==> flow/design.v <==
`default_nettype none
`timescale 1ns / 1ps
module register(
    input wire [4:0] R_Addr_A,
    input wire [4:0] R_Addr_B,
    input wire [4:0] W_Addr,
    input wire [31:0] W_Data,
    output wire [31:0] R_Data_A,
    output wire [31:0] R_Data_B,
    input wire CLK,
    input wire RST,
    input wire WE
    );
reg [31:0] r [0:31];
assign R_Data_A = r[R_Addr_A];
assign R_Data_B = r[R_Addr_B];
integer i;
always @ (posedge RST or posedge CLK)
begin
	if (RST) begin
		for (i = 0; i < 32; i = i + 1)
			r[i] <= 0;
	end else begin
		if (WE && W_Addr) r[W_Addr] <= W_Data;
	end
end
endmodule
`default_nettype none
`timescale 1ns / 1ps
module ALU(
    input wire [31:0] A,
    input wire [31:0] B,
    input wire [2:0] ALU_OP,
	input wire RST,
    output reg [31:0] F,
    output reg ZF,
    output reg OF
    );
always @* begin
	if (RST) begin
		F = 0;
		ZF = 0;
		OF = 0;
	end else begin
		case (ALU_OP)
			0: begin F = A & B; OF = 0; end
			1: begin F = A | B; OF = 0; end
			2: begin F = A ^ B; OF = 0; end
			3: begin F = ~(A | B); OF = 0; end
			4: begin {OF, F} = A + B; end
			5: begin {OF, F} = A - B; end
			6: begin F = A < B; OF = 0; end
			7: begin {OF, F} = B << A; end
			default: begin F = 0; OF = 0; end
		endcase
		ZF = F == 0 ? 1: 0;
	end
end
endmodule
`default_nettype none
`timescale 1ns / 1ps
module opt(
    input wire [5:0] OP,
    input wire [5:0] func,
    output reg WE,
    output reg [2:0] ALU_OP
    );
always @* begin
	ALU_OP = 3'b000;
	if (!OP) begin
		WE = 1;
		case (func)
			6'b100000: ALU_OP = 3'b100;
			6'b100010: ALU_OP = 3'b101;
			6'b100100: ALU_OP = 3'b000;
			6'b100101: ALU_OP = 3'b001;
			6'b100110: ALU_OP = 3'b010;
			6'b100111: ALU_OP = 3'b011;
			6'b101011: ALU_OP = 3'b110;
			6'b000100: ALU_OP = 3'b111;
		endcase
	end else begin
		WE = 0;
	end
end
endmodule
`default_nettype none
`timescale 1ns / 1ps
module CPU(
    input wire CLK,
    input wire RST,
	output wire [31:0]ALU_OUT,
	output wire ALU_OF,
	output wire ALU_ZF,
	output wire [31:0] dbg_inst,
	output wire [31:0] dbg_a,
    output wire [31:0] dbg_b,
	output wire [2:0] dbg_op,
	output wire reg_write_enable,
	output wire [31:0]alu_output,
	output wire [5:0] inst_addr,
	input wire [31:0] inst_data
    );
reg [31:0] PC;  
always @(posedge CLK or posedge RST)
begin
	if (RST) PC <= 0;
	else begin
		PC <= PC + 4;
	end
end
reg [31:0]inst_code;
always @(posedge CLK or posedge RST)
begin
	if (RST) inst_code <= 0;
	else inst_code <= inst_data;
end
assign dbg_inst = inst_code;
assign inst_addr = PC[7:2];
wire [5:0]op = inst_code[31:26];
wire [4:0]rs = inst_code[25:21];
wire [4:0]rt = inst_code[20:16];
wire [4:0]rd = inst_code[15:11];
wire [5:0]shamt = inst_code[10:6];
wire [5:0]func = inst_code[5:0];
wire [31:0]alu_input_A, alu_input_B;
register r(
	.R_Addr_A(rs),
	.R_Addr_B(rt),
	.W_Addr(rd),
	.R_Data_A(alu_input_A),
	.R_Data_B(alu_input_B),
	.W_Data(alu_output),
	.CLK(CLK),
	.RST(RST),
	.WE(reg_write_enable)
);
wire [2:0]alu_op;
wire alu_of, alu_zf;
opt o(
	.OP(op),
	.func(func),
	.ALU_OP(alu_op),
	.WE(reg_write_enable)
);
ALU a(
	.ALU_OP(alu_op),
	.A(alu_input_A),
	.B(alu_input_B),
	.F(alu_output),
	.OF(alu_of),
	.ZF(alu_zf),
	.RST(RST)
);
assign ALU_OUT = alu_output;
assign ALU_OF = alu_of;
assign ALU_ZF = alu_zf;
assign dbg_a = alu_input_A;
assign dbg_b = alu_input_B;
assign dbg_op = alu_op;
endmodule
Tool chain data of CPU. The steps from the RTL of CPU to its reports follow in flow order. Line numbers count from 1 in the design file above. Cell names lack the library's common part. A cell with - has no value.

Top module: CPU. Clock port: CLK. Cell library: sky130hd. Timing corner: tt_025C_1v80.

After elaboration. Source: Yosys, flattened and elaborated. Widths are those after wreduce. Registers that Yosys merges into a memory's read port (data or address) are not register bits. Print and check cells do not count. Equal cells are merged and count once.

Under bits in registers stands 1088. For bits of input ports the number is 34.

The figure for add/subtract/negate cells is 3. Under $lt $le $gt $ge stands 1. Equal/unequal tests: 107. Shift operators: 1. The entry for multiplexer cells reads 12. The entry for bitwise gates (word level) reads 4. The entry for reductions and logical operators reads 40.

Operators by type and width (number): case mux 32 bit (select 32 bit) (2); case mux 32 bit (select 8 bit) (1); equality test 5 bit with constant B (48); equality test 5 x 4 -> 1 bit with constant B (24); AND reduction 2 bit (32); two-way mux 32 bit (2); equality test 5 x 3 -> 1 bit with constant B (12); equality test 6 bit with constant B (6); adder 32 x 32 -> 33 bit (1); subtractor 32 x 32 -> 33 bit (1); << shifter 32 x 32 -> 33 bit (1); adder 32 x 3 -> 32 bit with constant B (1); < comparator 32 bit (1); AND 32 bit (1); bitwise OR 32 bit (1); bitwise XOR 32 bit (1); inverter 32 bit (1); logical NOT 32 bit (1); equality test 5 x 2 -> 1 bit with constant B (6); case mux 3 bit (select 7 bit) (1); equality test 5 x 1 -> 1 bit with constant B (3); logical NOT 5 bit (3); equality test 3 bit with constant B (4); equality test 3 x 2 -> 1 bit with constant B (2); equality test 6 x 3 -> 1 bit with constant B (1); logical NOT 6 bit (1); logical AND 1 x 5 -> 1 bit (1); OR reduction 5 bit (1).

Not listed: further kinds 5, cells in them 8.

Depth. Yosys ltp: most cells in a row. Word level: on the elaborated netlist, between registers, memories and ports. Mapped: between sequential cells and ports; inverters and the memories' decode and read muxes count.

Under depth after elaboration stands 9. The figure for ABC_AREA is 0. The entry for mapped depth reads 32.

Synthesis result. Source: synth_stat.txt of the flow (Yosys; design flattened, memories mapped). It holds for the ABC_AREA given above (unset counts as 0); a run with the other value may have another netlist.

Cells by type: dfrtp_1 (number 1062, area in all 2.66E+04 um^2); o21ai_0 (number 891, area in all 4.46E+03 um^2); nand2_1 (number 1180, area in all 4.43E+03 um^2); nand3_1 (number 660, area in all 3.3E+03 um^2); a22oi_1 (number 339, area in all 2.54E+03 um^2); clkbuf_1 (number 554, area in all 2.08E+03 um^2); and3_1 (number 308, area in all 1.93E+03 um^2); nand4_1 (number 212, area in all 1.33E+03 um^2); ha_1 (number 98, area in all 1.23E+03 um^2); nor2_1 (number 219, area in all 822.038 um^2); a2111oi_0 (number 86, area in all 753.222 um^2); mux2_2 (number 65, area in all 731.952 um^2); a21oi_1 (number 122, area in all 610.586 um^2); mux2i_1 (number 58, area in all 580.557 um^2); o21ai_1 (number 114, area in all 570.547 um^2); a22o_1 (number 60, area in all 525.504 um^2); buf_2 (number 102, area in all 510.49 um^2); inv_1 (number 124, area in all 465.446 um^2).

Not listed: further types 85, cells in them 869.

For mapped cells the number is 7123. Synthesis area: 60102.6 um^2. The figure for mapped flip-flops is 1062.

By module: a second synthesis without flattening, with its own total; a netlist apart from the flattened one above.

Cell total of the unflattened synthesis: 5685. The figure for area (unflattened synthesis) is 60952.2 um^2.

Each row is one instance without its submodules.

By module: register (times used 1, cells 4385, area 51440.6 um^2, seq. area 25624.6 um^2); ALU (times used 1, cells 1199, area 8111.5 um^2, seq. area 0.0 um^2); CPU (times used 1, cells 81, area 1267.5 um^2, seq. area 950.9 um^2); opt (times used 1, cells 20, area 132.6 um^2, seq. area 0.0 um^2).

Path before layout. OpenSTA on the mapped netlist: ideal clock, no wires. The path of least setup slack (recovery checks aside). Input and output delay are each 20% of the period. Register names are those of the netlist, which keeps one name where synthesis merged equal registers.

Path type: input to output. Start: in RST. End: out alu_output[27]. The figure for period is 12000 ps. The entry for external input delay reads 2400 ps. For external output delay the number is 2400 ps. Under launch time at the first pin stands 2400 ps. Arrival time: 37747 ps. The figure for required time is 9600 ps. For path slack the number is -28147 ps. Path delay: 35347 ps. Under stages stands 6. The entry for synthesis period reached reads 40147 ps.

"path delay" = arrival - input delay + setup time. At an output port there is no setup time. "stages": output pins that drive a net of the path, with the launching flip-flop's if there is one; two outputs of one cell count as two. "synthesis period reached" = period - worst setup slack (recovery checks aside). The figure is calculated, with input and output delays left at 20% of the set period. The rows between start and end are the longest chain of elaborated cells between them; the timing report does not say that the signal goes this way. Where chains are equally long, one stands for them. A line is the first line of the expression or statement that the cell stems from. Yosys adds cells for indexed reads and writes and turns some case tables into memories.

Cells stage by stage: inv_1 > buf_2 > buf_1 > and2_4 > buf_6 > buf_4. The entry for cells in the longest elaborated chain reads 2. Under elaborated cells between the ends (all ways) stands 2. The figure for source lines of those cells is 1.

Ends and longest elaborated chain, post-synthesis: start: declaration (RTL line 91) `input wire RST,`; two-way mux 32 bit x2 (RTL line 40) `if (RST) begin`; end: declaration (RTL line 100) `output wire [31:0]alu_output,`.

Some nets on the timed path still bear RTL names; the line given drives or declares the net.

Named nets, post-synthesis (RTL line): ALU_OUT[27] (40).

Worst path after layout. Path of least setup slack in the final report of run 1 (OpenROAD, finished layout, wires in). Where an end is a register, its clock arrival counts in the times. The report prints the path's times to 10 ps; the period is as set.

Path type: register to output. Start: reg inst_code[16]. End: out ALU_ZF. The figure for period is 9280 ps. For external output delay the number is 1860 ps. Under launch time at the first pin stands 750 ps. Arrival time: 7480 ps. The figure for required time is 7420 ps. For path slack the number is -60 ps. Under stages stands 27.

The rows between start and end are the longest chain of elaborated cells between them; the timing report does not say that the signal goes this way. Where chains are equally long, one stands for them.

Cells stage by stage: dfrtp_2 > buf_4 > buf_4 > nor2_1 > o21ai_0 > nand4_1 > or4_1 > o32a_2 > ha_1 > nor3_4 > a2111oi_4 > buf_4 > o31ai_4 > nand2_2 > buf_4 > o21ai_1 > a21oi_1 > a211oi_1 > a41oi_1 > a211oi_2 > a21boi_4 > and4b_1 > nand4_1 > nand4b_1 > nor2_4 > buf_4 > dlygate4sd2_1. The entry for cells in the longest elaborated chain reads 9. Under elaborated cells between the ends (all ways) stands 46.

Ends and longest elaborated chain, after layout: start: declaration (RTL line 112) `reg [31:0]inst_code;`; start: assignment (RTL line 115) `if (RST) inst_code <= 0;`; start: assignment (RTL line 116) `else inst_code <= inst_data;`; equality test 5 bit (RTL line 16) `assign R_Data_B = r[R_Addr_B];`; case mux 32 bit (select 32 bit) (RTL line 16); bitwise OR 32 bit (RTL line 49) `3: begin F = ~(A | B); OF = 0; end`; inverter 32 bit (RTL line 49); case mux 32 bit (select 8 bit) (RTL line 45) `case (ALU_OP)`; two-way mux 32 bit (RTL line 40) `if (RST) begin`; logical NOT 32 bit (RTL line 56) `ZF = F == 0 ? 1: 0;`; two-way mux 1 bit (RTL line 56); two-way mux 1 bit (RTL line 40); end: declaration (RTL line 94) `output wire ALU_ZF,`.

# Flow runs of CPU

Module CPU, platform sky130hd: 4 stored runs of the flow (Yosys, OpenROAD) with differing settings, in no particular order. Input and output delays are each 20% of the period that was set; the output load is 0.01 pF. "achieved period" means the clock period less the worst setup slack. The figure is calculated, with input and output delays left at 20% of the set period. "time on the worst setup path" = time allowed to the worst setup path (clock period - input delay - output delay, where it has them) - its slack; a late launch clock adds to it, a late capture clock takes from it. "total power of the final layout": no workload was simulated; the value follows from the tool's default switching activity. "time on the worst setup path" is given in steps of 10 ps.

Files of run 1:
==> flow/run.sh <==
#!/bin/bash
# the make line also repeats the synthesis and layout settings of config.mk as NAME=value (left out here)
make -C /OpenROAD-flow-scripts/flow DESIGN_CONFIG=/design/flow/config.mk WORK_HOME=/design/flow/orfs CLKGATE_MAP_FILE= finish
==> flow/config.mk <==
export PLATFORM = sky130hd
export DESIGN_NAME = CPU
export DESIGN_NICKNAME = CPU
export VERILOG_FILES = /design/flow/design.v
export SDC_FILE = /design/flow/constraint.sdc
export NUM_CORES = 4
export LEC_CHECK = 0
export CAP_MARGIN = 20
export CELL_PAD_IN_SITES_GLOBAL_PLACEMENT = 2
export CORE_MARGIN = 9
export CORE_UTILIZATION = 31
export CTS_CLUSTER_DIAMETER = 129
export CTS_CLUSTER_SIZE = 82
export GPL_ROUTABILITY_DRIVEN = 1
export GPL_TIMING_DRIVEN = 1
export HOLD_SLACK_MARGIN = 0.27
export MIN_ROUTING_LAYER = met1
export SLEW_MARGIN = 0
export TNS_END_PERCENT = 60
==> flow/constraint.sdc <==
create_clock -name core_clock -period 9.28 [get_ports {CLK}]
set_input_delay 1.8560 -clock core_clock [delete_from_list [all_inputs] [get_ports {CLK}]]
set_output_delay 1.8560 -clock core_clock [all_outputs]
set_load 0.01 [all_outputs]

Results of run 1. The Yosys chip area after synthesis comes to 60102.6 um^2. The measured area of the die is 210053.0 um^2. The post-layout utilization comes to 0.373. For the worst setup slack after layout the run shows -60 ps. The total negative setup slack reads -104 ps. The worst hold slack comes to 420 ps. The total power of the final layout comes to 11.927 mW. The achieved period comes to 9340 ps. The time on the worst setup path reads 7480 ps. Critical path type: register to output.

Files of run 2:
==> flow/run.sh <==
#!/bin/bash
# the make line also repeats the synthesis and layout settings of config.mk as NAME=value (left out here)
make -C /OpenROAD-flow-scripts/flow DESIGN_CONFIG=/design/flow/config.mk WORK_HOME=/design/flow/orfs CLKGATE_MAP_FILE= finish
==> flow/config.mk <==
export PLATFORM = sky130hd
export DESIGN_NAME = CPU
export DESIGN_NICKNAME = CPU
export VERILOG_FILES = /design/flow/design.v
export SDC_FILE = /design/flow/constraint.sdc
export NUM_CORES = 4
export LEC_CHECK = 0
export CAP_MARGIN = 20
export CELL_PAD_IN_SITES_DETAIL_PLACEMENT = 2
export CELL_PAD_IN_SITES_GLOBAL_PLACEMENT = 2
export CORE_ASPECT_RATIO = 0.55
export CORE_MARGIN = 2
export CORE_UTILIZATION = 69
export CTS_CLUSTER_SIZE = 49
export GPL_ROUTABILITY_DRIVEN = 1
export GPL_TIMING_DRIVEN = 0
export MAX_ROUTING_LAYER = met5
export PLACE_DENSITY_LB_ADDON = 0.27
export SLEW_MARGIN = 20
export TNS_END_PERCENT = 15
==> flow/constraint.sdc <==
create_clock -name core_clock -period 6.36 [get_ports {CLK}]
set_input_delay 1.2720 -clock core_clock [delete_from_list [all_inputs] [get_ports {CLK}]]
set_output_delay 1.2720 -clock core_clock [all_outputs]
set_load 0.01 [all_outputs]

Outcome of run 2: stopped before the end: placement reported FLW-0024.

Files of run 3:
==> flow/run.sh <==
#!/bin/bash
# the make line also repeats the synthesis and layout settings of config.mk as NAME=value (left out here)
make -C /OpenROAD-flow-scripts/flow DESIGN_CONFIG=/design/flow/config.mk WORK_HOME=/design/flow/orfs CLKGATE_MAP_FILE= finish
==> flow/config.mk <==
export PLATFORM = sky130hd
export DESIGN_NAME = CPU
export DESIGN_NICKNAME = CPU
export VERILOG_FILES = /design/flow/design.v
export SDC_FILE = /design/flow/constraint.sdc
export NUM_CORES = 4
export LEC_CHECK = 0
export ABC_AREA = 0
export CAP_MARGIN = 20
export CELL_PAD_IN_SITES_DETAIL_PLACEMENT = 1
export CELL_PAD_IN_SITES_GLOBAL_PLACEMENT = 2
export CORE_ASPECT_RATIO = 1.6
export CORE_MARGIN = 5
export CORE_UTILIZATION = 34
export CTS_CLUSTER_DIAMETER = 43
export GPL_ROUTABILITY_DRIVEN = 1
export GPL_TIMING_DRIVEN = 0
export MAX_ROUTING_LAYER = met4
export MIN_ROUTING_LAYER = met2
export SETUP_SLACK_MARGIN = 4.81
export SLEW_MARGIN = 25
==> flow/constraint.sdc <==
create_clock -name core_clock -period 16.6 [get_ports {CLK}]
set_input_delay 3.3200 -clock core_clock [delete_from_list [all_inputs] [get_ports {CLK}]]
set_output_delay 3.3200 -clock core_clock [all_outputs]
set_load 0.01 [all_outputs]

Outcome of run 3: stopped before the end: routing reported GRT-0116.

Files of run 4:
==> flow/run.sh <==
#!/bin/bash
# the make line also repeats the synthesis and layout settings of config.mk as NAME=value (left out here)
make -C /OpenROAD-flow-scripts/flow DESIGN_CONFIG=/design/flow/config.mk WORK_HOME=/design/flow/orfs CLKGATE_MAP_FILE= finish
==> flow/config.mk <==
export PLATFORM = sky130hd
export DESIGN_NAME = CPU
export DESIGN_NICKNAME = CPU
export VERILOG_FILES = /design/flow/design.v
export SDC_FILE = /design/flow/constraint.sdc
export NUM_CORES = 4
export LEC_CHECK = 0
export CAP_MARGIN = 20
export CORE_MARGIN = 2
export CORE_UTILIZATION = 40
export CTS_CLUSTER_DIAMETER = 233
export GPL_ROUTABILITY_DRIVEN = 0
export MIN_ROUTING_LAYER = met2
export SLEW_MARGIN = 20
==> flow/constraint.sdc <==
create_clock -name core_clock -period 12.0 [get_ports {CLK}]
set_input_delay 2.4000 -clock core_clock [delete_from_list [all_inputs] [get_ports {CLK}]]
set_output_delay 2.4000 -clock core_clock [all_outputs]
set_load 0.01 [all_outputs]

Outcome of run 4: stopped before the end: routing reported GRT-0116.
